==> flow/design.v <==
module subbytes#(
    parameter SBOX_WIDTH = 8,
    parameter SBOX_DEPTH = 256,
    parameter DATA_WIDTH = 16
)(
    input clk,
    input reset_n,
    input sbox_valid, 
    input [SBOX_WIDTH-1:0] sbox_out,
    input tvalid,
    input [DATA_WIDTH-1:0] in,       
    output reg valid,
    output reg [DATA_WIDTH-1:0] out       
);
    localparam NUM_BYTES = DATA_WIDTH / 8;
    reg [7:0] index;
    reg sbox_ready;
    reg [7:0] sbox_slice [0:NUM_BYTES-1][0:255];
    integer i;
    genvar g;
    always @(posedge clk or negedge reset_n) begin
        if (!reset_n) begin
            index <= 0;
            sbox_ready <= 0;
        end else if (sbox_valid && !sbox_ready) begin
            index <= index + 1;
            if (index == SBOX_DEPTH - 1) sbox_ready <= 1;
        end
    end
    generate
        for (g = 0; g < NUM_BYTES; g = g + 1) begin : MEM_WRITE
            always @(posedge clk) begin
                if (sbox_valid && !sbox_ready) begin
                    sbox_slice[g][index] <= sbox_out;
                end
            end
        end
    endgenerate
    wire [7:0] ram_read_data [0:NUM_BYTES-1];
    generate
        for (g = 0; g < NUM_BYTES; g = g + 1) begin : MEM_ASYNC_READ
            assign ram_read_data[g] = sbox_slice[g][in[g*8 +: 8]];
        end
    endgenerate
    always @(posedge clk or negedge reset_n) begin
        if (!reset_n) begin
            valid <= 0;
            out <= 0;
        end else begin
            if (tvalid && sbox_ready) valid <= 1;
            else valid <= 0;
            if (tvalid && sbox_ready) begin
                for (i = 0; i < NUM_BYTES; i = i + 1) begin
                    out[i*8 +: 8] <= ram_read_data[i];
                end
            end
        end
    end
endmodule
# [From RTL to reports: subbytes]
# Tool output for the design above before and after an edit, in the order of the flow.
# Lines under "orig" count in the file above, lines under "edited" in the edited file.
# "diff": "edited" minus "orig" as printed here.
# Library cell names are shortened.
# The mark -- stands for no value.
[design] top="subbytes" clk_port="clk" library="sky130hd" lib_corner="tt_025C_1v80"

# [The edit]
# Unified diff, file above to edited file.
# A script made this edit. It changes what the design does and was not meant as an optimisation.
# begin of diff
@@ -24,5 +24,5 @@
             sbox_ready <= 0;
         end else if (sbox_valid && !sbox_ready) begin
-            index <= index + 1;
+            index <= index - 1;
             if (index == SBOX_DEPTH - 1) sbox_ready <= 1;
         end
# end of diff

# [After elaboration]
# Source: Yosys, flattened and elaborated, memories not mapped. Widths are those after wreduce. Registers that Yosys merges into a memory's read port (data or address) are not register bits. Print and check cells do not count.
# Memory sizes are those after Yosys's memory passes, which may raise the word count (mostly to a power of two), join words into wider ones and drop unused or constant bits.
[word_totals] item="regBits" orig=10 edited=10 diff=0
[word_totals] item="latchBits" orig=0 edited=0 diff=0
[word_totals] item="ram_bits" orig=4096 edited=4096 diff=0
[word_totals] item="rom_bits" orig=0 edited=0 diff=0
[word_totals] item="clocked_rd_ports_x_width" orig=16 edited=16 diff=0
[word_totals] item="n_memories" orig=1 edited=1 diff=0
[word_totals] item="inputBits" orig=28 edited=28 diff=0
[op_classes] item="add_sub_neg" orig=3 edited=3 diff=0
[op_classes] item="mul" orig=0 edited=0 diff=0
[op_classes] item="n_div" orig=0 edited=0 diff=0
[op_classes] item="compare" orig=0 edited=0 diff=0
[op_classes] item="equal" orig=1 edited=1 diff=0
[op_classes] item="n_shift" orig=0 edited=0 diff=0
[op_classes] item="muxes" orig=5 edited=5 diff=0
[op_classes] item="bitwise" orig=0 edited=0 diff=0
[op_classes] item="n_reduce_logical" orig=6 edited=6 diff=0
[mem_list] item="mem_shapes" orig="sbox_slice 512 x 8 bit 2R2W" edited="sbox_slice 512 x 8 bit 2R2W"
[ops] operator="adder 8 x 1 -> 8 bit (second input constant)" orig=1 edited=0 diff=-1
[ops] operator="subtractor 8 x 1 -> 8 bit (second input constant)" orig=0 edited=1 diff=1
# Unchanged operator kinds not shown: 8.

# [Depth]
# Depth = most cells in a row (Yosys ltp): at word level without a register or memory, in the mapped netlist without a sequential cell, where the memories' decode and read muxes count.
[logic_depth] item="depth_word" orig=3 edited=3 diff=0
[logic_depth] item="ABC_AREA" orig="0" edited="0"
[logic_depth] item="mapped_depth" orig=13 edited=13 diff=0
[logic_depth] item="depth_no_buf" orig=7 edited=7 diff=0

# [After synthesis]
# Yosys stat after the flow's synthesis: flattened, memories mapped to cells. It holds for the ABC_AREA given above (unset counts as 0); a run with the other value may have another netlist.
[mapped] item="mapped_cells" orig=5796 edited=5477 diff=-319
[mapped] item="yosys_area_um2" orig=98235.5 edited=97801.3 diff=-434.2
[mapped] item="seqArea_um2" orig=62149.6 edited=62149.6 diff=0.0
[mapped] item="ff_cells" orig=2074 edited=2074 diff=0
[mapped] item="n_buf" orig=467 edited=441 diff=-26
[by_type] cell_type="mux2i_1" orig=885 edited=581 diff=-304
[by_type] cell_type="mux4_2" orig=592 edited=750 diff=158
[by_type] cell_type="a22oi_1" orig=25 edited=157 diff=132
[by_type] cell_type="a221oi_1" orig=94 edited=15 diff=-79
[by_type] cell_type="o21ai_0" orig=137 edited=65 diff=-72
[by_type] cell_type="a21oi_1" orig=149 edited=82 diff=-67
[by_type] cell_type="o221ai_1" orig=142 edited=88 diff=-54
[by_type] cell_type="buf_2" orig=68 edited=116 diff=48
[by_type] cell_type="o22ai_1" orig=256 edited=213 diff=-43
[by_type] cell_type="nand2_1" orig=196 edited=155 diff=-41
[by_type] cell_type="buf_6" orig=106 edited=65 diff=-41
[by_type] cell_type="buf_4" orig=75 edited=48 diff=-27
[by_type] cell_type="nor2_1" orig=305 edited=325 diff=20
[by_type] cell_type="buf_12" orig=3 edited=22 diff=19
[by_type] cell_type="clkbuf_1" orig=168 edited=150 diff=-18
[by_type] cell_type="a211o_1" orig=24 edited=9 diff=-15
[by_type] cell_type="a31oi_1" orig=9 edited=22 diff=13
[by_type] cell_type="a211oi_1" orig=99 edited=110 diff=11
# Unchanged cell types not shown: 5.
# Not every row of either side is listed.

# [Path before layout]
# Source: OpenSTA report_checks on the synthesized netlist (no wires, ideal clock, input and output delay 20% of the period each), path of least setup slack; recovery checks are left aside. Register names are those of the netlist, which keeps one name where synthesis merged equal registers.
[synth_timing] item="path_type" orig="input port to flip-flop" edited="input port to flip-flop"
[synth_timing] item="from" orig="in in[8]" edited="in in[0]"
[synth_timing] item="to" orig="reg out[15]" edited="reg out[6]"
[synth_timing] item="clock_period_ns" orig=10.0 edited=10.0 diff=0.0
[synth_timing] item="setup_time_ns" orig=0.124 edited=0.126 diff=0.002
[synth_timing] item="t_first_pin_ns" orig=2.000 edited=2.000 diff=0.000
[synth_timing] item="arrival_ns" orig=3.963 edited=3.875 diff=-0.088
[synth_timing] item="slack_ns" orig=5.913 edited=5.999 diff=0.086
[synth_timing] item="path_delay_ns" orig=2.087 edited=2.001 diff=-0.086
[synth_timing] item="path_stages" orig=11 edited=11 diff=0
[synth_timing] item="n_path_buf" orig=6 edited=6 diff=0
[synth_timing] item="synth_period_reached_ns" orig=4.087 edited=4.001 diff=-0.086
# "path_delay_ns" is the arrival time less input delay plus setup time.
# "path_stages" counts driving pins, that of a launching flip-flop among them; a cell with two outputs on the path counts twice.
# "synth_period_reached_ns" = period - worst setup slack (recovery checks aside). The figure is calculated, with input and output delays left at 20% of the set period.
# Between the ends stands the longest chain of elaborated cells between them, by number of cells; it is not shown to be the way that was timed. Of several equally long chains one is given.
# A line is the first line of the expression or statement that the cell stems from. Yosys adds cells for indexed reads and writes and turns some case tables into memories.
[synth_between_orig] cell_sequence="buf_4 -> buf_8 -> buf_8 -> buf_6 -> buf_4 -> buf_4 -> mux2i_1 -> o22ai_1 -> o41ai_1 -> nor4_1 -> a211o_1" elab_chain_len=1
[synth_rtl_orig] item="start, declared" line=11 rtl="input [DATA_WIDTH-1:0] in,"
[synth_rtl_orig] item="adder 9 x 8 -> 9 bit" line=42 rtl="assign ram_read_data[g] = sbox_slice[g][in[g*8 +: 8]];"
[synth_rtl_orig] item="end, declared" line=13 rtl="output reg [DATA_WIDTH-1:0] out"
[synth_between_edited] cell_sequence="buf_6 -> buf_12 -> buf_12 -> buf_6 -> buf_6 -> buf_6 -> mux2i_1 -> o22ai_1 -> a2111oi_0 -> nor3_1 -> a221o_1"
[synth_rtl_edited] item="start, declared" line=11 rtl="input [DATA_WIDTH-1:0] in,"
[synth_rtl_edited] item="end, declared" line=13 rtl="output reg [DATA_WIDTH-1:0] out"
# edited: No chain of elaborated cells between the ends is given.

# [Worst path after layout]
# From the final timing report of the runs of set A: the path of least setup slack in the routed layout; clock arrival at registers is part of the times.
[layout_timing] item="path_type" orig="input port to flip-flop" edited="input port to flip-flop"
[layout_timing] item="from" orig="in in[8]" edited="in in[1]"
[layout_timing] item="to" orig="reg out[9]" edited="reg out[2]"
[layout_timing] item="clock_period_ns" orig=10.0 edited=10.0 diff=0.0
[layout_timing] item="setup_time_ns" orig=0.06 edited=0.06 diff=0.00
[layout_timing] item="t_first_pin_ns" orig=2.00 edited=2.00 diff=0.00
[layout_timing] item="arrival_ns" orig=6.62 edited=6.53 diff=-0.09
[layout_timing] item="slack_ns" orig=4.20 edited=4.30 diff=0.10
[layout_timing] item="path_stages" orig=11 edited=10 diff=-1
[layout_timing] item="n_path_buf" orig=4 edited=3 diff=-1
# Between the ends stands the longest chain of elaborated cells between them, by number of cells; it is not shown to be the way that was timed. Of several equally long chains one is given.
[layout_between_orig] cell_sequence="buf_8 -> buf_12 -> buf_4 -> mux2i_1 -> o221ai_1 -> o22ai_1 -> o21ai_0 -> a21oi_1 -> nor4b_1 -> buf_4 -> a211o_1" elab_chain_len=1
[layout_rtl_orig] item="start, declared" line=11 rtl="input [DATA_WIDTH-1:0] in,"
[layout_rtl_orig] item="adder 9 x 8 -> 9 bit" line=42 rtl="assign ram_read_data[g] = sbox_slice[g][in[g*8 +: 8]];"
[layout_rtl_orig] item="end, declared" line=13 rtl="output reg [DATA_WIDTH-1:0] out"
[layout_between_edited] cell_sequence="buf_8 -> buf_12 -> nand2b_2 -> buf_4 -> o221ai_1 -> o22ai_1 -> a211oi_1 -> nand4_1 -> a211oi_1 -> a211o_1"
[layout_rtl_edited] item="start, declared" line=11 rtl="input [DATA_WIDTH-1:0] in,"
[layout_rtl_edited] item="end, declared" line=13 rtl="output reg [DATA_WIDTH-1:0] out"
# edited: No chain of elaborated cells between the ends is given.

# [Flow runs]
# Runs of the flow (Yosys, OpenROAD) on both versions; the two runs of a pair have the same settings. The constraints put input and output delay at 20% of the set period each and load the outputs with 0.01 pF.
[settings_set_A] CORE_UTILIZATION=45 PLACE_DENSITY=0.6 period_ns=10.0 CAP_MARGIN=20 CORE_MARGIN=2 SLEW_MARGIN=20
[measured_set_A] item="synthesis_area_um2" orig=98235.5 edited=97801.3 diff=-434.2
[measured_set_A] item="die_area_um2" orig=222053.0 edited=221083.0 diff=-970.0
[measured_set_A] item="final_stdcell_area_um2" orig=107813.0 edited=107370.0 diff=-443.0
[measured_set_A] item="layout_utilization_pct" orig=49.6 edited=49.6 diff=0.0
[measured_set_A] item="fin_ws_ns" orig=4.200 edited=4.302 diff=0.102
[measured_set_A] item="setupTns_ns" orig=0.000 edited=0.000 diff=0.000
[measured_set_A] item="final_hold_ws_ns" orig=0.552 edited=0.544 diff=-0.008
[measured_set_A] item="design_power_w" orig=0.019884 edited=0.019654 diff=-0.000230
[measured_set_A] item="clock_period_reached_ns" orig=5.800 edited=5.698 diff=-0.102
[settings_set_B] CELL_PAD_IN_SITES_DETAIL_PLACEMENT=1 CELL_PAD_IN_SITES_GLOBAL_PLACEMENT=0 CORE_MARGIN=4 CORE_UTILIZATION=39 HOLD_SLACK_MARGIN=0.19 PLACE_DENSITY_LB_ADDON=0.13 SETUP_SLACK_MARGIN=-0.39 period_ns=8.98 CAP_MARGIN=20 SLEW_MARGIN=20
[measured_set_B] item="synthesis_area_um2" orig=98235.5 edited=97801.3 diff=-434.2
[measured_set_B] item="die_area_um2" orig=259978.0 edited=258847.0 diff=-1131.0
[measured_set_B] item="final_stdcell_area_um2" orig=109387.0 edited=108603.0 diff=-784.0
[measured_set_B] item="layout_utilization_pct" orig=43.8 edited=43.6 diff=-0.2
[measured_set_B] item="fin_ws_ns" orig=3.590 edited=3.205 diff=-0.385
[measured_set_B] item="setupTns_ns" orig=0.000 edited=0.000 diff=0.000
[measured_set_B] item="final_hold_ws_ns" orig=0.568 edited=0.565 diff=-0.003
[measured_set_B] item="design_power_w" orig=0.02273 edited=0.022559 diff=-0.000171
[measured_set_B] item="clock_period_reached_ns" orig=5.390 edited=5.775 diff=0.385
# "clock_period_reached_ns" is the run's clock period less its worst setup slack. It is reckoned from that one timing run; input and output delays stay at 20% of the period that was set.
# By "design_power_w" is meant OpenSTA's value without simulated activity: inputs other than the clock are taken to toggle once in ten clock periods, and the tool carries that through the logic.
